==> flow/design.v <==
module mux2_1 (input logic in1, in2, se,
				output logic out);
always_comb
begin
	if(se)
	begin
		out = in2;
	end
	else
	begin
		out = in1;
	end
end
endmodule
module mux16_1(input logic in0, in1, in2, in3, in4, in5, in6, in7, in8, in9, in10, in11, in12,
				input logic in13, in14, in15,
				input logic [3:0] se,
				output logic out);
always_comb
begin			
	case(se)
		4'b0000:	out = in0;
		4'b0001:	out = in1;
		4'b0010:	out = in2;
		4'b0011:	out = in3;
		4'b0100:	out = in4;
		4'b0101:	out = in5;
		4'b0110:	out = in6;
		4'b0111:	out = in7;
		4'b1000:	out = in8;
		4'b1001:	out = in9;
		4'b1010:	out = in10;
		4'b1011:	out = in11;
		4'b1100:	out = in12;
		4'b1101:	out = in13;
		4'b1110:	out = in14;
		4'b1111:	out = in15;
	endcase
end
endmodule
module rng (input logic clk, reset,
				output logic [1023:0] out);
logic [239:0] temp, nxt;
always_ff @(posedge clk, negedge reset)
begin
	if (~reset)
	begin
		temp <= '1;
	end
	else
	begin
		temp <= nxt;
	end
end
assign nxt[0] = temp[0] ^ temp[4] ^ temp[20] ^ temp[72] ^ temp[206];   
assign nxt[1] = temp[1] ^ temp[5] ^ temp[21] ^ temp[73] ^ temp[207];   
assign nxt[2] = temp[2] ^ temp[6] ^ temp[22] ^ temp[74] ^ temp[208];   
assign nxt[3] = temp[3] ^ temp[7] ^ temp[23] ^ temp[75] ^ temp[209];   
assign nxt[4] = temp[4] ^ temp[8] ^ temp[24] ^ temp[76] ^ temp[212];   
assign nxt[5] = temp[5] ^ temp[9] ^ temp[25] ^ temp[77] ^ temp[213];   
assign nxt[6] = temp[6] ^ temp[10] ^ temp[26] ^ temp[78] ^ temp[214];   
assign nxt[7] = temp[7] ^ temp[11] ^ temp[27] ^ temp[79] ^ temp[215];   
assign nxt[8] = temp[8] ^ temp[12] ^ temp[28] ^ temp[80] ^ temp[218];   
assign nxt[9] = temp[9] ^ temp[13] ^ temp[29] ^ temp[81] ^ temp[219];   
assign nxt[10] = temp[10] ^ temp[14] ^ temp[30] ^ temp[82] ^ temp[220];   
assign nxt[11] = temp[11] ^ temp[15] ^ temp[31] ^ temp[83] ^ temp[221];   
assign nxt[12] = temp[12] ^ temp[16] ^ temp[32] ^ temp[84] ^ temp[224];   
assign nxt[13] = temp[13] ^ temp[17] ^ temp[33] ^ temp[85] ^ temp[225];   
assign nxt[14] = temp[14] ^ temp[18] ^ temp[34] ^ temp[86] ^ temp[226];   
assign nxt[15] = temp[15] ^ temp[19] ^ temp[35] ^ temp[87] ^ temp[227];   
assign nxt[16] = temp[16] ^ temp[20] ^ temp[36] ^ temp[88] ^ temp[230];   
assign nxt[17] = temp[17] ^ temp[21] ^ temp[37] ^ temp[89] ^ temp[231];   
assign nxt[18] = temp[18] ^ temp[22] ^ temp[38] ^ temp[90] ^ temp[232];   
assign nxt[19] = temp[19] ^ temp[23] ^ temp[39] ^ temp[91] ^ temp[233];   
assign nxt[20] = temp[20] ^ temp[24] ^ temp[40] ^ temp[92] ^ temp[236];   
assign nxt[21] = temp[21] ^ temp[25] ^ temp[41] ^ temp[93] ^ temp[237];   
assign nxt[22] = temp[22] ^ temp[26] ^ temp[42] ^ temp[94] ^ temp[238];   
assign nxt[23] = temp[23] ^ temp[27] ^ temp[43] ^ temp[95] ^ temp[239];   
assign nxt[24] = temp[24] ^ temp[28] ^ temp[44] ^ temp[96];   
assign nxt[25] = temp[25] ^ temp[29] ^ temp[45] ^ temp[97];   
assign nxt[26] = temp[26] ^ temp[30] ^ temp[46] ^ temp[98];   
assign nxt[27] = temp[27] ^ temp[31] ^ temp[47] ^ temp[99];   
assign nxt[28] = temp[28] ^ temp[32] ^ temp[48] ^ temp[100];   
assign nxt[29] = temp[29] ^ temp[33] ^ temp[49] ^ temp[101];   
assign nxt[30] = temp[30] ^ temp[34] ^ temp[50] ^ temp[102];   
assign nxt[31] = temp[31] ^ temp[35] ^ temp[51] ^ temp[103];   
assign nxt[32] = temp[32] ^ temp[36] ^ temp[52] ^ temp[104];   
assign nxt[33] = temp[33] ^ temp[37] ^ temp[53] ^ temp[105];   
assign nxt[34] = temp[34] ^ temp[38] ^ temp[54] ^ temp[106];   
assign nxt[35] = temp[35] ^ temp[39] ^ temp[55] ^ temp[107];   
assign nxt[36] = temp[36] ^ temp[40] ^ temp[56] ^ temp[108];   
assign nxt[37] = temp[37] ^ temp[41] ^ temp[57] ^ temp[109];   
assign nxt[38] = temp[38] ^ temp[42] ^ temp[58] ^ temp[110];   
assign nxt[39] = temp[39] ^ temp[43] ^ temp[59] ^ temp[111];   
assign nxt[40] = temp[40] ^ temp[44] ^ temp[60] ^ temp[112];   
assign nxt[41] = temp[41] ^ temp[45] ^ temp[61] ^ temp[113];   
assign nxt[42] = temp[42] ^ temp[46] ^ temp[62] ^ temp[114];   
assign nxt[43] = temp[43] ^ temp[47] ^ temp[63] ^ temp[115];   
assign nxt[44] = temp[44] ^ temp[48] ^ temp[64] ^ temp[116];   
assign nxt[45] = temp[45] ^ temp[49] ^ temp[65] ^ temp[117];   
assign nxt[46] = temp[46] ^ temp[50] ^ temp[66] ^ temp[118];   
assign nxt[47] = temp[47] ^ temp[51] ^ temp[67] ^ temp[119];   
assign nxt[48] = temp[48] ^ temp[52] ^ temp[68] ^ temp[120];   
assign nxt[49] = temp[49] ^ temp[53] ^ temp[69] ^ temp[121];   
assign nxt[50] = temp[50] ^ temp[54] ^ temp[70] ^ temp[122];   
assign nxt[51] = temp[51] ^ temp[55] ^ temp[71] ^ temp[123];   
assign nxt[52] = temp[52] ^ temp[56] ^ temp[72] ^ temp[124];   
assign nxt[53] = temp[53] ^ temp[57] ^ temp[73] ^ temp[125];   
assign nxt[54] = temp[54] ^ temp[58] ^ temp[74] ^ temp[126];   
assign nxt[55] = temp[55] ^ temp[59] ^ temp[75] ^ temp[127];   
assign nxt[56] = temp[56] ^ temp[60] ^ temp[76] ^ temp[128];   
assign nxt[57] = temp[57] ^ temp[61] ^ temp[77] ^ temp[129];   
assign nxt[58] = temp[58] ^ temp[62] ^ temp[78] ^ temp[130];   
assign nxt[59] = temp[59] ^ temp[63] ^ temp[79] ^ temp[131];   
assign nxt[60] = temp[60] ^ temp[64] ^ temp[80] ^ temp[132];   
assign nxt[61] = temp[61] ^ temp[65] ^ temp[81] ^ temp[133];   
assign nxt[62] = temp[62] ^ temp[66] ^ temp[82] ^ temp[134];   
assign nxt[63] = temp[63] ^ temp[67] ^ temp[83] ^ temp[135];   
assign nxt[64] = temp[64] ^ temp[68] ^ temp[84] ^ temp[136];   
assign nxt[65] = temp[65] ^ temp[69] ^ temp[85] ^ temp[137];   
assign nxt[66] = temp[66] ^ temp[70] ^ temp[86] ^ temp[138];   
assign nxt[67] = temp[67] ^ temp[71] ^ temp[87] ^ temp[139];   
assign nxt[68] = temp[68] ^ temp[72] ^ temp[88] ^ temp[140];   
assign nxt[69] = temp[69] ^ temp[73] ^ temp[89] ^ temp[141];   
assign nxt[70] = temp[70] ^ temp[74] ^ temp[90] ^ temp[142];   
assign nxt[71] = temp[71] ^ temp[75] ^ temp[91] ^ temp[143];   
assign nxt[72] = temp[72] ^ temp[76] ^ temp[92] ^ temp[144];   
assign nxt[73] = temp[73] ^ temp[77] ^ temp[93] ^ temp[145];   
assign nxt[74] = temp[74] ^ temp[78] ^ temp[94] ^ temp[146];   
assign nxt[75] = temp[75] ^ temp[79] ^ temp[95] ^ temp[147];   
assign nxt[76] = temp[76] ^ temp[80] ^ temp[96] ^ temp[148];   
assign nxt[77] = temp[77] ^ temp[81] ^ temp[97] ^ temp[149];   
assign nxt[78] = temp[78] ^ temp[82] ^ temp[98] ^ temp[150];   
assign nxt[79] = temp[79] ^ temp[83] ^ temp[99] ^ temp[151];   
assign nxt[80] = temp[80] ^ temp[84] ^ temp[100] ^ temp[152];   
assign nxt[81] = temp[81] ^ temp[85] ^ temp[101] ^ temp[153];   
assign nxt[82] = temp[82] ^ temp[86] ^ temp[102] ^ temp[154];   
assign nxt[83] = temp[83] ^ temp[87] ^ temp[103] ^ temp[155];   
assign nxt[84] = temp[84] ^ temp[88] ^ temp[104] ^ temp[156];   
assign nxt[85] = temp[85] ^ temp[89] ^ temp[105] ^ temp[157];   
assign nxt[86] = temp[86] ^ temp[90] ^ temp[106] ^ temp[158];   
assign nxt[87] = temp[87] ^ temp[91] ^ temp[107] ^ temp[159];   
assign nxt[88] = temp[88] ^ temp[92] ^ temp[108] ^ temp[160];   
assign nxt[89] = temp[89] ^ temp[93] ^ temp[109] ^ temp[161];   
assign nxt[90] = temp[90] ^ temp[94] ^ temp[110] ^ temp[162];   
assign nxt[91] = temp[91] ^ temp[95] ^ temp[111] ^ temp[163];   
assign nxt[92] = temp[92] ^ temp[96] ^ temp[112] ^ temp[164];   
assign nxt[93] = temp[93] ^ temp[97] ^ temp[113] ^ temp[165];   
assign nxt[94] = temp[94] ^ temp[98] ^ temp[114] ^ temp[166];   
assign nxt[95] = temp[95] ^ temp[99] ^ temp[115] ^ temp[167];   
assign nxt[96] = temp[96] ^ temp[100] ^ temp[116] ^ temp[168];   
assign nxt[97] = temp[97] ^ temp[101] ^ temp[117] ^ temp[169];   
assign nxt[98] = temp[98] ^ temp[102] ^ temp[118] ^ temp[170];   
assign nxt[99] = temp[99] ^ temp[103] ^ temp[119] ^ temp[171];   
assign nxt[100] = temp[100] ^ temp[104] ^ temp[120] ^ temp[172];   
assign nxt[101] = temp[101] ^ temp[105] ^ temp[121] ^ temp[173];   
assign nxt[102] = temp[102] ^ temp[106] ^ temp[122] ^ temp[174];   
assign nxt[103] = temp[103] ^ temp[107] ^ temp[123] ^ temp[175];   
assign nxt[104] = temp[104] ^ temp[108] ^ temp[124] ^ temp[176];   
assign nxt[105] = temp[105] ^ temp[109] ^ temp[125] ^ temp[177];   
assign nxt[106] = temp[106] ^ temp[110] ^ temp[126] ^ temp[178];   
assign nxt[107] = temp[107] ^ temp[111] ^ temp[127] ^ temp[179];   
assign nxt[108] = temp[108] ^ temp[112] ^ temp[128] ^ temp[180];   
assign nxt[109] = temp[109] ^ temp[113] ^ temp[129] ^ temp[181];   
assign nxt[110] = temp[110] ^ temp[114] ^ temp[130] ^ temp[182];   
assign nxt[111] = temp[111] ^ temp[115] ^ temp[131] ^ temp[183];   
assign nxt[112] = temp[112] ^ temp[116] ^ temp[132] ^ temp[184];   
assign nxt[113] = temp[113] ^ temp[117] ^ temp[133] ^ temp[185];   
assign nxt[114] = temp[114] ^ temp[118] ^ temp[134] ^ temp[186];   
assign nxt[115] = temp[115] ^ temp[119] ^ temp[135] ^ temp[187];   
assign nxt[116] = temp[116] ^ temp[120] ^ temp[136] ^ temp[188];   
assign nxt[117] = temp[117] ^ temp[121] ^ temp[137] ^ temp[189];   
assign nxt[118] = temp[118] ^ temp[122] ^ temp[138] ^ temp[190];   
assign nxt[119] = temp[119] ^ temp[123] ^ temp[139] ^ temp[191];   
assign nxt[120] = temp[120] ^ temp[124] ^ temp[140] ^ temp[192];   
assign nxt[121] = temp[121] ^ temp[125] ^ temp[141] ^ temp[193];   
assign nxt[122] = temp[122] ^ temp[126] ^ temp[142] ^ temp[194];   
assign nxt[123] = temp[123] ^ temp[127] ^ temp[143] ^ temp[195];   
assign nxt[124] = temp[124] ^ temp[128] ^ temp[144] ^ temp[196];   
assign nxt[125] = temp[125] ^ temp[129] ^ temp[145] ^ temp[197];   
assign nxt[126] = temp[126] ^ temp[130] ^ temp[146] ^ temp[198];   
assign nxt[127] = temp[127] ^ temp[131] ^ temp[147] ^ temp[199];   
assign nxt[128] = temp[128] ^ temp[132] ^ temp[148] ^ temp[200];   
assign nxt[129] = temp[129] ^ temp[133] ^ temp[149] ^ temp[201];   
assign nxt[130] = temp[130] ^ temp[134] ^ temp[150] ^ temp[202];   
assign nxt[131] = temp[131] ^ temp[135] ^ temp[151] ^ temp[203];   
assign nxt[132] = temp[132] ^ temp[136] ^ temp[152] ^ temp[204];   
assign nxt[133] = temp[133] ^ temp[137] ^ temp[153] ^ temp[205];   
assign nxt[134] = temp[134] ^ temp[138] ^ temp[154] ^ temp[206];   
assign nxt[135] = temp[135] ^ temp[139] ^ temp[155] ^ temp[207];   
assign nxt[136] = temp[136] ^ temp[140] ^ temp[156] ^ temp[210];   
assign nxt[137] = temp[137] ^ temp[141] ^ temp[157] ^ temp[211];   
assign nxt[138] = temp[138] ^ temp[142] ^ temp[158] ^ temp[212];   
assign nxt[139] = temp[139] ^ temp[143] ^ temp[159] ^ temp[213];   
assign nxt[140] = temp[140] ^ temp[144] ^ temp[160] ^ temp[216];   
assign nxt[141] = temp[141] ^ temp[145] ^ temp[161] ^ temp[217];   
assign nxt[142] = temp[142] ^ temp[146] ^ temp[162] ^ temp[218];   
assign nxt[143] = temp[143] ^ temp[147] ^ temp[163] ^ temp[219];   
assign nxt[144] = temp[144] ^ temp[148] ^ temp[164] ^ temp[222];   
assign nxt[145] = temp[145] ^ temp[149] ^ temp[165] ^ temp[223];   
assign nxt[146] = temp[146] ^ temp[150] ^ temp[166] ^ temp[224];   
assign nxt[147] = temp[147] ^ temp[151] ^ temp[167] ^ temp[225];   
assign nxt[148] = temp[148] ^ temp[152] ^ temp[168] ^ temp[228];   
assign nxt[149] = temp[149] ^ temp[153] ^ temp[169] ^ temp[229];   
assign nxt[150] = temp[150] ^ temp[154] ^ temp[170] ^ temp[230];   
assign nxt[151] = temp[151] ^ temp[155] ^ temp[171] ^ temp[231];   
assign nxt[152] = temp[152] ^ temp[156] ^ temp[172] ^ temp[234];   
assign nxt[153] = temp[153] ^ temp[157] ^ temp[173] ^ temp[235];   
assign nxt[154] = temp[154] ^ temp[158] ^ temp[174] ^ temp[236];   
assign nxt[155] = temp[155] ^ temp[159] ^ temp[175] ^ temp[237];   
assign nxt[156] = temp[156] ^ temp[160] ^ temp[176];   
assign nxt[157] = temp[157] ^ temp[161] ^ temp[177];   
assign nxt[158] = temp[158] ^ temp[162] ^ temp[178];   
assign nxt[159] = temp[159] ^ temp[163] ^ temp[179];   
assign nxt[160] = temp[160] ^ temp[164] ^ temp[180];   
assign nxt[161] = temp[161] ^ temp[165] ^ temp[181];   
assign nxt[162] = temp[162] ^ temp[166] ^ temp[182];   
assign nxt[163] = temp[163] ^ temp[167] ^ temp[183];   
assign nxt[164] = temp[164] ^ temp[168] ^ temp[184];   
assign nxt[165] = temp[165] ^ temp[169] ^ temp[185];   
assign nxt[166] = temp[166] ^ temp[170] ^ temp[186];   
assign nxt[167] = temp[167] ^ temp[171] ^ temp[187];   
assign nxt[168] = temp[168] ^ temp[172] ^ temp[188];   
assign nxt[169] = temp[169] ^ temp[173] ^ temp[189];   
assign nxt[170] = temp[170] ^ temp[174] ^ temp[190];   
assign nxt[171] = temp[171] ^ temp[175] ^ temp[191];   
assign nxt[172] = temp[172] ^ temp[176] ^ temp[192];   
assign nxt[173] = temp[173] ^ temp[177] ^ temp[193];   
assign nxt[174] = temp[174] ^ temp[178] ^ temp[194];   
assign nxt[175] = temp[175] ^ temp[179] ^ temp[195];   
assign nxt[176] = temp[176] ^ temp[180] ^ temp[196];   
assign nxt[177] = temp[177] ^ temp[181] ^ temp[197];   
assign nxt[178] = temp[178] ^ temp[182] ^ temp[198];   
assign nxt[179] = temp[179] ^ temp[183] ^ temp[199];   
assign nxt[180] = temp[180] ^ temp[184] ^ temp[200];   
assign nxt[181] = temp[181] ^ temp[185] ^ temp[201];   
assign nxt[182] = temp[182] ^ temp[186] ^ temp[202];   
assign nxt[183] = temp[183] ^ temp[187] ^ temp[203];   
assign nxt[184] = temp[184] ^ temp[188] ^ temp[204];   
assign nxt[185] = temp[185] ^ temp[189] ^ temp[205];   
assign nxt[186] = temp[186] ^ temp[190] ^ temp[206];   
assign nxt[187] = temp[187] ^ temp[191] ^ temp[207];   
assign nxt[188] = temp[188] ^ temp[192] ^ temp[210];   
assign nxt[189] = temp[189] ^ temp[193] ^ temp[211];   
assign nxt[190] = temp[190] ^ temp[194] ^ temp[212];   
assign nxt[191] = temp[191] ^ temp[195] ^ temp[213];   
assign nxt[192] = temp[192] ^ temp[196] ^ temp[216];   
assign nxt[193] = temp[193] ^ temp[197] ^ temp[217];   
assign nxt[194] = temp[194] ^ temp[198] ^ temp[218];   
assign nxt[195] = temp[195] ^ temp[199] ^ temp[219];   
assign nxt[196] = temp[196] ^ temp[200] ^ temp[222];   
assign nxt[197] = temp[197] ^ temp[201] ^ temp[223];   
assign nxt[198] = temp[198] ^ temp[202] ^ temp[224];   
assign nxt[199] = temp[199] ^ temp[203] ^ temp[225];   
assign nxt[200] = temp[200] ^ temp[204] ^ temp[228];   
assign nxt[201] = temp[201] ^ temp[205] ^ temp[229];   
assign nxt[202] = temp[202] ^ temp[206] ^ temp[230];   
assign nxt[203] = temp[203] ^ temp[207] ^ temp[231];   
assign nxt[204] = temp[204] ^ temp[210] ^ temp[234];   
assign nxt[205] = temp[205] ^ temp[211] ^ temp[235];   
assign nxt[206] = temp[206] ^ temp[212] ^ temp[236];   
assign nxt[207] = temp[207] ^ temp[213] ^ temp[237];   
assign nxt[208] = temp[208] ^ temp[214] ^ temp[238];   
assign nxt[209] = temp[209] ^ temp[215] ^ temp[239];   
assign nxt[210] = temp[210] ^ temp[216];   
assign nxt[211] = temp[211] ^ temp[217];   
assign nxt[212] = temp[212] ^ temp[218];   
assign nxt[213] = temp[213] ^ temp[219];   
assign nxt[214] = temp[214] ^ temp[220];   
assign nxt[215] = temp[215] ^ temp[221];   
assign nxt[216] = temp[216] ^ temp[222];   
assign nxt[217] = temp[217] ^ temp[223];   
assign nxt[218] = temp[218] ^ temp[224];   
assign nxt[219] = temp[219] ^ temp[225];   
assign nxt[220] = temp[220] ^ temp[226];   
assign nxt[221] = temp[221] ^ temp[227];   
assign nxt[222] = temp[222] ^ temp[228];   
assign nxt[223] = temp[223] ^ temp[229];   
assign nxt[224] = temp[224] ^ temp[230];   
assign nxt[225] = temp[225] ^ temp[231];   
assign nxt[226] = temp[226] ^ temp[232];   
assign nxt[227] = temp[227] ^ temp[233];   
assign nxt[228] = temp[228] ^ temp[234];   
assign nxt[229] = temp[229] ^ temp[235];   
assign nxt[230] = temp[230] ^ temp[236];   
assign nxt[231] = temp[231] ^ temp[237];   
assign nxt[232] = temp[232] ^ temp[238];   
assign nxt[233] = temp[233] ^ temp[239];   
assign nxt[234] = temp[234];   
assign nxt[235] = temp[235];   
assign nxt[236] = temp[236];   
assign nxt[237] = temp[237];   
assign nxt[238] = temp[238];   
assign nxt[239] = temp[239];   
always_comb
begin
	out = '1;
	out[456] = temp[0];
	out[457] = temp[1];
	out[458] = temp[2];
	out[459] = temp[3];
	out[466] = temp[4];
	out[467] = temp[5];
	out[468] = temp[6];
	out[469] = temp[7];
	out[476] = temp[8];
	out[477] = temp[9];
	out[478] = temp[10];
	out[479] = temp[11];
	out[486] = temp[12];
	out[487] = temp[13];
	out[488] = temp[14];
	out[489] = temp[15];
	out[496] = temp[16];
	out[497] = temp[17];
	out[498] = temp[18];
	out[499] = temp[19];
	out[506] = temp[20];
	out[507] = temp[21];
	out[508] = temp[22];
	out[509] = temp[23];
	out[516] = temp[24];
	out[517] = temp[25];
	out[518] = temp[26];
	out[519] = temp[27];
	out[526] = temp[28];
	out[527] = temp[29];
	out[528] = temp[30];
	out[529] = temp[31];
	out[536] = temp[32];
	out[537] = temp[33];
	out[538] = temp[34];
	out[539] = temp[35];
	out[546] = temp[36];
	out[547] = temp[37];
	out[548] = temp[38];
	out[549] = temp[39];
	out[556] = temp[40];
	out[557] = temp[41];
	out[558] = temp[42];
	out[559] = temp[43];
	out[566] = temp[44];
	out[567] = temp[45];
	out[568] = temp[46];
	out[569] = temp[47];
	out[576] = temp[48];
	out[577] = temp[49];
	out[578] = temp[50];
	out[579] = temp[51];
	out[586] = temp[52];
	out[587] = temp[53];
	out[588] = temp[54];
	out[589] = temp[55];
	out[596] = temp[56];
	out[597] = temp[57];
	out[598] = temp[58];
	out[599] = temp[59];
	out[606] = temp[60];
	out[607] = temp[61];
	out[608] = temp[62];
	out[609] = temp[63];
	out[616] = temp[64];
	out[617] = temp[65];
	out[618] = temp[66];
	out[619] = temp[67];
	out[626] = temp[68];
	out[627] = temp[69];
	out[628] = temp[70];
	out[629] = temp[71];
	out[636] = temp[72];
	out[637] = temp[73];
	out[638] = temp[74];
	out[639] = temp[75];
	out[646] = temp[76];
	out[647] = temp[77];
	out[648] = temp[78];
	out[649] = temp[79];
	out[656] = temp[80];
	out[657] = temp[81];
	out[658] = temp[82];
	out[659] = temp[83];
	out[666] = temp[84];
	out[667] = temp[85];
	out[668] = temp[86];
	out[669] = temp[87];
	out[676] = temp[88];
	out[677] = temp[89];
	out[678] = temp[90];
	out[679] = temp[91];
	out[686] = temp[92];
	out[687] = temp[93];
	out[688] = temp[94];
	out[689] = temp[95];
	out[696] = temp[96];
	out[697] = temp[97];
	out[698] = temp[98];
	out[699] = temp[99];
	out[706] = temp[100];
	out[707] = temp[101];
	out[708] = temp[102];
	out[709] = temp[103];
	out[716] = temp[104];
	out[717] = temp[105];
	out[718] = temp[106];
	out[719] = temp[107];
	out[726] = temp[108];
	out[727] = temp[109];
	out[728] = temp[110];
	out[729] = temp[111];
	out[736] = temp[112];
	out[737] = temp[113];
	out[738] = temp[114];
	out[739] = temp[115];
	out[746] = temp[116];
	out[747] = temp[117];
	out[748] = temp[118];
	out[749] = temp[119];
	out[756] = temp[120];
	out[757] = temp[121];
	out[758] = temp[122];
	out[759] = temp[123];
	out[766] = temp[124];
	out[767] = temp[125];
	out[768] = temp[126];
	out[769] = temp[127];
	out[776] = temp[128];
	out[777] = temp[129];
	out[778] = temp[130];
	out[779] = temp[131];
	out[786] = temp[132];
	out[787] = temp[133];
	out[788] = temp[134];
	out[789] = temp[135];
	out[796] = temp[136];
	out[797] = temp[137];
	out[798] = temp[138];
	out[799] = temp[139];
	out[806] = temp[140];
	out[807] = temp[141];
	out[808] = temp[142];
	out[809] = temp[143];
	out[816] = temp[144];
	out[817] = temp[145];
	out[818] = temp[146];
	out[819] = temp[147];
	out[826] = temp[148];
	out[827] = temp[149];
	out[828] = temp[150];
	out[829] = temp[151];
	out[836] = temp[152];
	out[837] = temp[153];
	out[838] = temp[154];
	out[839] = temp[155];
	out[846] = temp[156];
	out[847] = temp[157];
	out[848] = temp[158];
	out[849] = temp[159];
	out[856] = temp[160];
	out[857] = temp[161];
	out[858] = temp[162];
	out[859] = temp[163];
	out[866] = temp[164];
	out[867] = temp[165];
	out[868] = temp[166];
	out[869] = temp[167];
	out[876] = temp[168];
	out[877] = temp[169];
	out[878] = temp[170];
	out[879] = temp[171];
	out[886] = temp[172];
	out[887] = temp[173];
	out[888] = temp[174];
	out[889] = temp[175];
	out[896] = temp[176];
	out[897] = temp[177];
	out[898] = temp[178];
	out[899] = temp[179];
	out[906] = temp[180];
	out[907] = temp[181];
	out[908] = temp[182];
	out[909] = temp[183];
	out[916] = temp[184];
	out[917] = temp[185];
	out[918] = temp[186];
	out[919] = temp[187];
	out[926] = temp[188];
	out[927] = temp[189];
	out[928] = temp[190];
	out[929] = temp[191];
	out[936] = temp[192];
	out[937] = temp[193];
	out[938] = temp[194];
	out[939] = temp[195];
	out[946] = temp[196];
	out[947] = temp[197];
	out[948] = temp[198];
	out[949] = temp[199];
	out[956] = temp[200];
	out[957] = temp[201];
	out[958] = temp[202];
	out[959] = temp[203];
	out[966] = temp[204];
	out[967] = temp[205];
	out[968] = temp[206];
	out[969] = temp[207];
	out[970] = temp[208];
	out[971] = temp[209];
	out[976] = temp[210];
	out[977] = temp[211];
	out[978] = temp[212];
	out[979] = temp[213];
	out[980] = temp[214];
	out[981] = temp[215];
	out[986] = temp[216];
	out[987] = temp[217];
	out[988] = temp[218];
	out[989] = temp[219];
	out[990] = temp[220];
	out[991] = temp[221];
	out[996] = temp[222];
	out[997] = temp[223];
	out[998] = temp[224];
	out[999] = temp[225];
	out[1000] = temp[226];
	out[1001] = temp[227];
	out[1006] = temp[228];
	out[1007] = temp[229];
	out[1008] = temp[230];
	out[1009] = temp[231];
	out[1010] = temp[232];
	out[1011] = temp[233];
	out[1016] = temp[234];
	out[1017] = temp[235];
	out[1018] = temp[236];
	out[1019] = temp[237];
	out[1020] = temp[238];
	out[1021] = temp[239];
end
endmodule
module d_ff (input logic d, strobe, clk, reset,
			output logic q);
logic strobe_q;
always_ff@(posedge clk, negedge reset)
begin
	if(~reset)
	begin
		q <= 0;
		strobe_q <= 1'b1;
	end
	else
	begin
		strobe_q <= strobe;
		if (strobe & ~strobe_q)
			q <= d;
	end
end
endmodule
module lut_int (input logic in, reset, clk,
				input logic [7:0] challenge,
				output logic out);
logic top_lo, top_hi, top_chain, bottom_lo, bottom_hi, bottom_chain;
logic [1023:0] mem;
rng rng1(.clk(clk), .reset(reset), .out(mem));
mux2_1 t0(.in1(mem[456]), .in2(mem[457]), .se(in), .out(top_lo));
mux2_1 t1(.in1(mem[458]), .in2(mem[459]), .se(in), .out(top_hi));
mux2_1 t2(.in1(top_lo), .in2(top_hi), .se(challenge[7]), .out(top_chain));
mux2_1 b0(.in1(mem[968]), .in2(mem[969]), .se(in), .out(bottom_lo));
mux2_1 b1(.in1(mem[970]), .in2(mem[971]), .se(in), .out(bottom_hi));
mux2_1 b2(.in1(bottom_lo), .in2(bottom_hi), .se(challenge[7]), .out(bottom_chain));
d_ff d0(.d(top_chain), .strobe(bottom_chain), .clk(clk), .reset(reset), .q(out));
endmodule
module chain(input logic [7:0] challenge,
			input logic in, reset, clk,
			output logic [7:0] out_chain);
wire [7:0] temp_chain;
lut_int c1(.in(in), .reset(reset), .clk(clk), .challenge(challenge), .out(temp_chain[0]));
lut_int c2(.in(in), .reset(reset), .clk(clk), .challenge(challenge), .out(temp_chain[1]));
lut_int c3(.in(in), .reset(reset), .clk(clk), .challenge(challenge), .out(temp_chain[2]));
lut_int c4(.in(in), .reset(reset), .clk(clk), .challenge(challenge), .out(temp_chain[3]));
lut_int c5(.in(in), .reset(reset), .clk(clk), .challenge(challenge), .out(temp_chain[4]));
lut_int c6(.in(in), .reset(reset), .clk(clk), .challenge(challenge), .out(temp_chain[5]));
lut_int c7(.in(in), .reset(reset), .clk(clk), .challenge(challenge), .out(temp_chain[6]));
lut_int c8(.in(in), .reset(reset), .clk(clk), .challenge(challenge), .out(temp_chain[7]));
assign out_chain = temp_chain;
endmodule
module lfsr #(parameter size = 8) (input logic clk, en_lfsr, reset,
									input logic [size-1 : 0] in_lfsr,
									output logic [size-1 : 0] out_lfsr);
logic shift;
always_ff@(posedge clk, negedge reset)
begin
	if(~reset)
	begin
		out_lfsr <= '0;
		shift <= 1'b0;
	end
	else
	begin
		if (en_lfsr)
		begin
			shift <= out_lfsr[7] ^ out_lfsr[6] ^ out_lfsr[5] ^ out_lfsr[0];
			out_lfsr <= {shift, out_lfsr[size-2:0]};
		end
		else
		begin
			out_lfsr <= in_lfsr;
		end
	end
end
endmodule
module arbiter_puf #(parameter challenge_size = 8, response_width = 24)
					(input logic [challenge_size-1 : 0] challenge,
					input logic clk, reset,
					output logic [response_width-1 : 0] response);
logic [challenge_size-1 : 0] out_lfsr;
logic [31:0] out_muxchain;
logic temp_out_mux1, temp_out_mux2;
logic out_mux1, out_mux2, en;
logic [7:0] count;
logic temp_comp;
logic [response_width-1 : 0] temp_response;
lfsr #(challenge_size) lfsr1(.clk(clk), .en_lfsr(en), .reset(reset), .in_lfsr(challenge), .out_lfsr(out_lfsr));
logic [7:0] out_chain0, out_chain1;
chain c0 (.in(en), .clk(clk), .reset(reset), .challenge(out_lfsr), .out_chain(out_chain0));
chain c1 (.in(en), .clk(clk), .reset(reset), .challenge(out_lfsr), .out_chain(out_chain1));
assign out_muxchain[7:0] = out_chain0;
assign out_muxchain[15:8] = out_chain1;
assign out_muxchain[31:16] = '0;
mux16_1 m3(.in0(out_muxchain[0]), .in1(out_muxchain[1]), .in2(out_muxchain[2]), .in3(out_muxchain[3]), .in4(out_muxchain[4]), .in5(out_muxchain[5]), .in6(out_muxchain[6]), .in7(out_muxchain[7]), .in8(out_muxchain[8]), .in9(out_muxchain[9]), .in10(out_muxchain[10]), .in11(out_muxchain[11]), .in12(out_muxchain[12]), .in13(out_muxchain[13]), .in14(out_muxchain[14]), .in15(out_muxchain[15]), .se(out_lfsr[3:0]), .out(temp_out_mux1)); 
mux16_1 m4(.in0(out_muxchain[16]), .in1(out_muxchain[17]), .in2(out_muxchain[18]), .in3(out_muxchain[19]), .in4(out_muxchain[20]), .in5(out_muxchain[21]), .in6(out_muxchain[22]), .in7(out_muxchain[23]), .in8(out_muxchain[24]), .in9(out_muxchain[25]), .in10(out_muxchain[26]), .in11(out_muxchain[27]), .in12(out_muxchain[28]), .in13(out_muxchain[29]), .in14(out_muxchain[30]), .in15(out_muxchain[31]), .se(out_lfsr[7:4]), .out(temp_out_mux2));
assign  out_mux1 = temp_out_mux1;
assign  out_mux2 = temp_out_mux2;
always_ff@(posedge clk, negedge reset)
begin:SEQ
	if(~reset)
	begin
		count <= '0;
		temp_response <= '0;
		temp_comp <= '0;
		response <= '0;
		en <= 0;
	end
	else
	begin
		if(count < response_width)
		begin
			if(out_mux1 > out_mux2)
			begin
				temp_comp <= 1;
			end
			else
			begin
				temp_comp <= 0;
			end
			temp_response <= {temp_comp, temp_response[response_width-1 : 1]};
			count <= count + 1;
			en <= 1;
		end
		else if (count == response_width)
		begin
			en <= 0;
			response <= temp_response;
			count <= '0;
		end
	end
end
endmodule
Appendix: tool output

== Reports on arbiter_puf ==
Each step is given for the RTL above and for the edited RTL.
"before" refers to lines of the RTL above, "after" to lines of the edited file.
"change" is "after" less "before", of the values as shown; "relative change" is that difference over "before", in percent.
The mark - stands for no value.
Set-up
  design top: arbiter_puf
  clock port: clk
  cell library: sky130hd
  corner: tt_025C_1v80

== Diff ==
The edit as a unified diff against the file above.
A script made this edit. It changes what the design does and was not meant as an optimisation.
begin of diff
@@ -631,15 +631,6 @@
 assign  out_mux1 = temp_out_mux1;
 assign  out_mux2 = temp_out_mux2;
-always_ff@(posedge clk, negedge reset)
+always_ff@(posedge clk)
 begin:SEQ
-	if(~reset)
-	begin
-		count <= '0;
-		temp_response <= '0;
-		temp_comp <= '0;
-		response <= '0;
-		en <= 0;
-	end
-	else
 	begin
 		if(count < response_width)
end of diff

== After elaboration ==
Yosys after proc, flatten, opt, wreduce and memory -nomap, before mapping. Memory bits, and registers merged into a memory's read port (data or address), are not among the register bits. Print and check cells are not counted. Equal cells are merged and count once.
Word-level totals
  flip-flop bits (word level): before 3843, after 3843, change 0, relative change 0.00%
  input port bits: before 10, after 10, change 0, relative change 0.00%
Operators by class
  magnitude comparators: before 2, after 2, change 0, relative change 0.00%
  multiplexer cells: before 104, after 102, change -2, relative change -1.92%
  bitwise logic cells: before 10020, after 10020, change 0, relative change 0.00%
  $add $sub $neg: before 1, after 1, change 0, relative change 0.00%
  reductions and logical operators: before 5, after 5, change 0, relative change 0.00%
  equal/unequal tests: before 31, after 31, change 0, relative change 0.00%
Operator list
  two-way mux 1 bit: before 100, after 98, change -2, relative change -2.00%
  bitwise XOR 1 bit: before 9667, after 9667, change 0, relative change 0.00%
  inverter 1 bit: before 337, after 337, change 0, relative change 0.00%
  AND 1 bit: before 16, after 16, change 0, relative change 0.00%
  equality test 4 bit (second input constant): before 16, after 16, change 0, relative change 0.00%
  equality test 4 x 3 -> 1 bit (second input constant): before 8, after 8, change 0, relative change 0.00%
  equality test 4 x 2 -> 1 bit (second input constant): before 4, after 4, change 0, relative change 0.00%
  two-way mux 8 bit: before 3, after 3, change 0, relative change 0.00%
  equality test 4 x 1 -> 1 bit (second input constant): before 2, after 2, change 0, relative change 0.00%
  zero test 4 bit: before 2, after 2, change 0, relative change 0.00%
  adder 8 x 1 -> 8 bit (second input constant): before 1, after 1, change 0, relative change 0.00%
  equality test 8 x 5 -> 1 bit (second input constant): before 1, after 1, change 0, relative change 0.00%
  greater-than comparator 1 bit: before 1, after 1, change 0, relative change 0.00%
  < comparator 8 x 5 -> 1 bit (second input constant): before 1, after 1, change 0, relative change 0.00%
  case mux 1 bit (select 16 bit): before 1, after 1, change 0, relative change 0.00%
  AND reduction 2 bit: before 1, after 1, change 0, relative change 0.00%
  nonzero test 2 bit: before 1, after 1, change 0, relative change 0.00%
  OR reduction 16 bit: before 1, after 1, change 0, relative change 0.00%

== Depth ==
Yosys ltp: most cells in a row. Word level: on the elaborated netlist, between registers, memories and ports. Mapped: between sequential cells and ports; inverters and the memories' decode and read muxes count.
Logic depth
  depth in word-level cells: before 5, after 5, change 0, relative change 0.00%
  ABC_AREA: before 0, after 0
  depth in mapped cells: before 6, after 6, change 0, relative change 0.00%
  mapped depth without buffers: before 5, after 4, change -1, relative change -20.00%

== Netlist ==
The flow's flattened synthesis, as Yosys stat reports it; memories are mapped. The netlist is that of the ABC_AREA named above (0 if unset); the other value can give another one.
Cell types
  sky130_fd_sc_hd__nand2_1: before 80, after 4, change -76, relative change -95.00%
  sky130_fd_sc_hd__dfrtp_1: before 82, after 24, change -58, relative change -70.73%
  sky130_fd_sc_hd__edfxtp_1: before 0, after 57, change +57
  sky130_fd_sc_hd__mux2_2: before 36, after 11, change -25, relative change -69.44%
  sky130_fd_sc_hd__clkbuf_1: before 374, after 368, change -6, relative change -1.60%
  sky130_fd_sc_hd__buf_2: before 12, after 7, change -5, relative change -41.67%
  sky130_fd_sc_hd__nand3_1: before 4, after 1, change -3, relative change -75.00%
  sky130_fd_sc_hd__nand4_1: before 3, after 0, change -3, relative change -100.00%
  sky130_fd_sc_hd__o21ai_0: before 3, after 0, change -3, relative change -100.00%
  sky130_fd_sc_hd__mux4_2: before 16, after 18, change +2, relative change +12.50%
  sky130_fd_sc_hd__a31oi_1: before 2, after 0, change -2, relative change -100.00%
  sky130_fd_sc_hd__nand3b_1: before 2, after 0, change -2, relative change -100.00%
  sky130_fd_sc_hd__o211ai_1: before 2, after 0, change -2, relative change -100.00%
  sky130_fd_sc_hd__xor2_1: before 2400, after 2401, change +1, relative change +0.04%
  sky130_fd_sc_hd__inv_1: before 98, after 99, change +1, relative change +1.02%
  sky130_fd_sc_hd__nor2b_1: before 5, after 4, change -1, relative change -20.00%
  sky130_fd_sc_hd__nor2_1: before 3, after 4, change +1, relative change +33.33%
  sky130_fd_sc_hd__a2111oi_4: before 1, after 0, change -1, relative change -100.00%
Not every row of either side is listed.
Synthesis totals
  chip area (Yosys) (µm²): before 189651.9, after 189264.0, change -387.9, relative change -0.20%
  sequential part of the area (µm²): before 100846.7, after 101127.0, change +280.3, relative change +0.28%
  mapped cells: before 14215, after 14095, change -120, relative change -0.84%
  buffer cells: before 397, after 385, change -12, relative change -3.02%
  flip-flop cells: before 3842, after 3842, change 0, relative change 0.00%
The figures by module come from a second, unflattened synthesis with its own total; it is not the netlist above.
Second synthesis, totals
  cells (unflattened synthesis): before 26547, after 26488, change -59, relative change -0.22%
  area (unflattened synthesis) (µm²): before 287429.4, after 286977.7, change -451.7, relative change -0.16%
Each row is one instance without its submodules.
Modules, before
  rng: area 17608.1 µm², sequential area 6148.4 µm², cells 1638, times used 16
  arbiter_puf: area 2351.0 µm², sequential area 1451.4 µm², cells 142, times used 1
  mux2_1: area 15.0 µm², sequential area 0.0 µm², cells 1, times used 96
  d_ff: area 80.1 µm², sequential area 51.3 µm², cells 4, times used 16
  lfsr (size=8): area 355.3 µm², sequential area 225.2 µm², cells 23, times used 1
  mux16_1: area 135.1 µm², sequential area 0.0 µm², cells 7, times used 2
  chain: area 0.0 µm², sequential area 0.0 µm², cells 0, times used 2
  lut_int: area 0.0 µm², sequential area 0.0 µm², cells 0, times used 16
Modules, after
  rng: area 17608.1 µm², sequential area 6148.4 µm², cells 1638, times used 16
  arbiter_puf: area 1899.3 µm², sequential area 1731.7 µm², cells 83, times used 1
  mux2_1: area 15.0 µm², sequential area 0.0 µm², cells 1, times used 96
  d_ff: area 80.1 µm², sequential area 51.3 µm², cells 4, times used 16
  lfsr (size=8): area 355.3 µm², sequential area 225.2 µm², cells 23, times used 1
  mux16_1: area 135.1 µm², sequential area 0.0 µm², cells 7, times used 2
  chain: area 0.0 µm², sequential area 0.0 µm², cells 0, times used 2
  lut_int: area 0.0 µm², sequential area 0.0 µm², cells 0, times used 16

== Path before layout ==
OpenSTA on the mapped netlist: ideal clock, no wires. The path of least setup slack (recovery checks aside). Input and output delay are each 20% of the period. Register names are those of the netlist, which keeps one name where synthesis merged equal registers.
Path post-synthesis
  path type: before register to output, after register to register
  start point: before reg response[0], after reg count[2]
  end point: before out response[0], after reg response[0]
  output delay (ps): before 1600
  path delay (ps): before 382, after 3770, change +3388, relative change +886.91%
  path buffers: before 0, after 0, change 0
  setup slack (ps): before 6018, after 4231, change -1787
  arrival (ps): before 382, after 3295, change +2913, relative change +762.57%
  period (ps): before 8000, after 8000, change 0, relative change 0.00%
  time at the first pin (ps): before 0, after 0, change 0
  required time (ps): before 6400, after 7525, change +1125, relative change +17.58%
  stages on the path: before 1, after 3, change +2, relative change +200.00%
  period reached after synthesis (ps): before 1982, after 3769, change +1787, relative change +90.16%
"path delay" = arrival - input delay + setup time.
A path that ends at an output port has no setup time.
"stages on the path" counts driving pins, that of a launching flip-flop among them; a cell with two outputs on the path counts twice.
"period reached after synthesis" = period - worst setup slack (recovery checks aside). The figure is calculated, with input and output delays left at 20% of the set period.
The rows between start and end are the longest chain of elaborated cells between them; the timing report does not say that the signal goes this way. Where chains are equally long, one stands for them.
Each line given opens the expression or statement behind the cell; cells for indexed reads and writes are added by Yosys, which also makes memories of some case tables.
On the way, post-synthesis, before
  path through: sky130_fd_sc_hd__dfrtp_1
  cells in the longest elaborated chain: 0
  elaborated cells on any way between the ends: 0
  source lines of those cells: 0
RTL lines, path post-synthesis, before
  start: declaration: line 614  | output logic [response_width-1 : 0] response);
  start: assignment: line 640  | response <= '0;
  start: assignment: line 662  | response <= temp_response;
  end: declaration: line 614
On the way, post-synthesis, after
  path through: sky130_fd_sc_hd__edfxtp_1 -> sky130_fd_sc_hd__nor4_1 -> sky130_fd_sc_hd__nor4b_1
  cells in the longest elaborated chain: 3
  elaborated cells on any way between the ends: 4
  source lines of those cells: 2
  classes of those cells: compare: 1; eq/ne: 1; logic: 1; reduce/logical: 1
RTL lines, path post-synthesis, after
  start: declaration: line 619  | logic [7:0] count;
  start: assignment: line 647  | count <= count + 1;
  start: assignment: line 654  | count <= '0;
  < comparator 8 x 5 -> 1 bit: line 636  | if(count < response_width)
  inverter 1 bit
  AND reduction 2 bit
  end: assignment: line 653  | response <= temp_response;
  end: declaration: line 614  | output logic [response_width-1 : 0] response);

== Path in the finished layout ==
From the final timing report of the runs of pair 1: the path of least setup slack in the routed layout; clock arrival at registers is part of the times.
The path's times are printed in steps of 10 ps; the period is the one set.
Path after layout
  path type: before register to output, after register to output
  start point: before reg response[4], after reg response[2]
  end point: before out response[4], after out response[2]
  time at the first pin (ps): before 980, after 990, change +10, relative change +1.02%
  period (ps): before 3860, after 3860, change 0, relative change 0.00%
  stages on the path: before 2, after 2, change 0, relative change 0.00%
  setup slack (ps): before 700, after 1220, change +520
  path buffers: before 1, after 1, change 0, relative change 0.00%
  required time (ps): before 3090, after 3090, change 0, relative change 0.00%
  arrival (ps): before 2380, after 1870, change -510, relative change -21.43%
  output delay (ps): before 770, after 770, change 0, relative change 0.00%
On the way, after layout, before
  path through: sky130_fd_sc_hd__dfrtp_1 -> sky130_fd_sc_hd__clkdlybuf4s50_1
  cells in the longest elaborated chain: 0
  elaborated cells on any way between the ends: 0
  source lines of those cells: 0
RTL lines, path after layout, before
  start: declaration: line 614  | output logic [response_width-1 : 0] response);
  start: assignment: line 640  | response <= '0;
  start: assignment: line 662  | response <= temp_response;
  end: declaration: line 614
On the way, after layout, after
  path through: sky130_fd_sc_hd__edfxtp_1 -> sky130_fd_sc_hd__clkdlybuf4s50_1
  cells in the longest elaborated chain: 0
  elaborated cells on any way between the ends: 0
  source lines of those cells: 0
RTL lines, path after layout, after
  start: declaration: line 614  | output logic [response_width-1 : 0] response);
  start: assignment: line 653  | response <= temp_response;
  end: declaration: line 614

== Measured runs ==
Runs of the flow (Yosys, OpenROAD) on both versions; the two runs of a pair have the same settings. The constraints put input and output delay at 20% of the set period each and load the outputs with 0.01 pF.
Flow settings, pair 1
  CORE_UTILIZATION: 40
  period_ns: 3.86
  CAP_MARGIN: 20
  CORE_MARGIN: 2
  SLEW_MARGIN: 20
Measured results, pair 1
  area of the die (µm²): before 479653.0, after 478677.0, change -976.0, relative change -0.20%
  netlist area reported by Yosys (µm²): before 189651.9, after 189264.0, change -387.9, relative change -0.20%
  worst setup slack after layout (ps): before 703, after 1222, change +519
  setup total negative slack (ps): before 0, after 0, change 0
  power (mW): before 83.837, after 83.743, change -0.094, relative change -0.11%
  post-route utilization (%): before 44.9, after 45.0, change +0.1
  reached clock period (ps): before 3157, after 2638, change -519, relative change -16.44%
  standard-cell area after layout (µm²): before 211806.0, after 212072.0, change +266.0, relative change +0.13%
Flow settings, pair 2
  CAP_MARGIN: 20
  CORE_ASPECT_RATIO: 1.31
  CORE_UTILIZATION: 71
  CTS_CLUSTER_DIAMETER: 234
  GPL_ROUTABILITY_DRIVEN: 1
  MAX_ROUTING_LAYER: met5
  MIN_ROUTING_LAYER: met2
  PLACE_DENSITY_LB_ADDON: 0.1
  SETUP_SLACK_MARGIN: 0.25
  period_ns: 5.18
  CORE_MARGIN: 2
  SLEW_MARGIN: 20
Measured results, pair 2
  area of the die (µm²): before 271304.0, after 270752.0, change -552.0, relative change -0.20%
  netlist area reported by Yosys (µm²): before 189651.9, after 189264.0, change -387.9, relative change -0.20%
  worst setup slack after layout (ps): before 1904, after 2305, change +401
  setup total negative slack (ps): before 0, after 0, change 0
  power (mW): before 59.872, after 59.248, change -0.624, relative change -1.04%
  post-route utilization (%): before 77.5, after 77.8, change +0.3
  reached clock period (ps): before 3276, after 2875, change -401, relative change -12.24%
  standard-cell area after layout (µm²): before 206541.0, after 205901.0, change -640.0, relative change -0.31%
"reached clock period" = clock period - worst setup slack. The figure is calculated, with input and output delays left at 20% of the set period.
"power" is the tool's figure for a default switching activity; nothing was simulated.
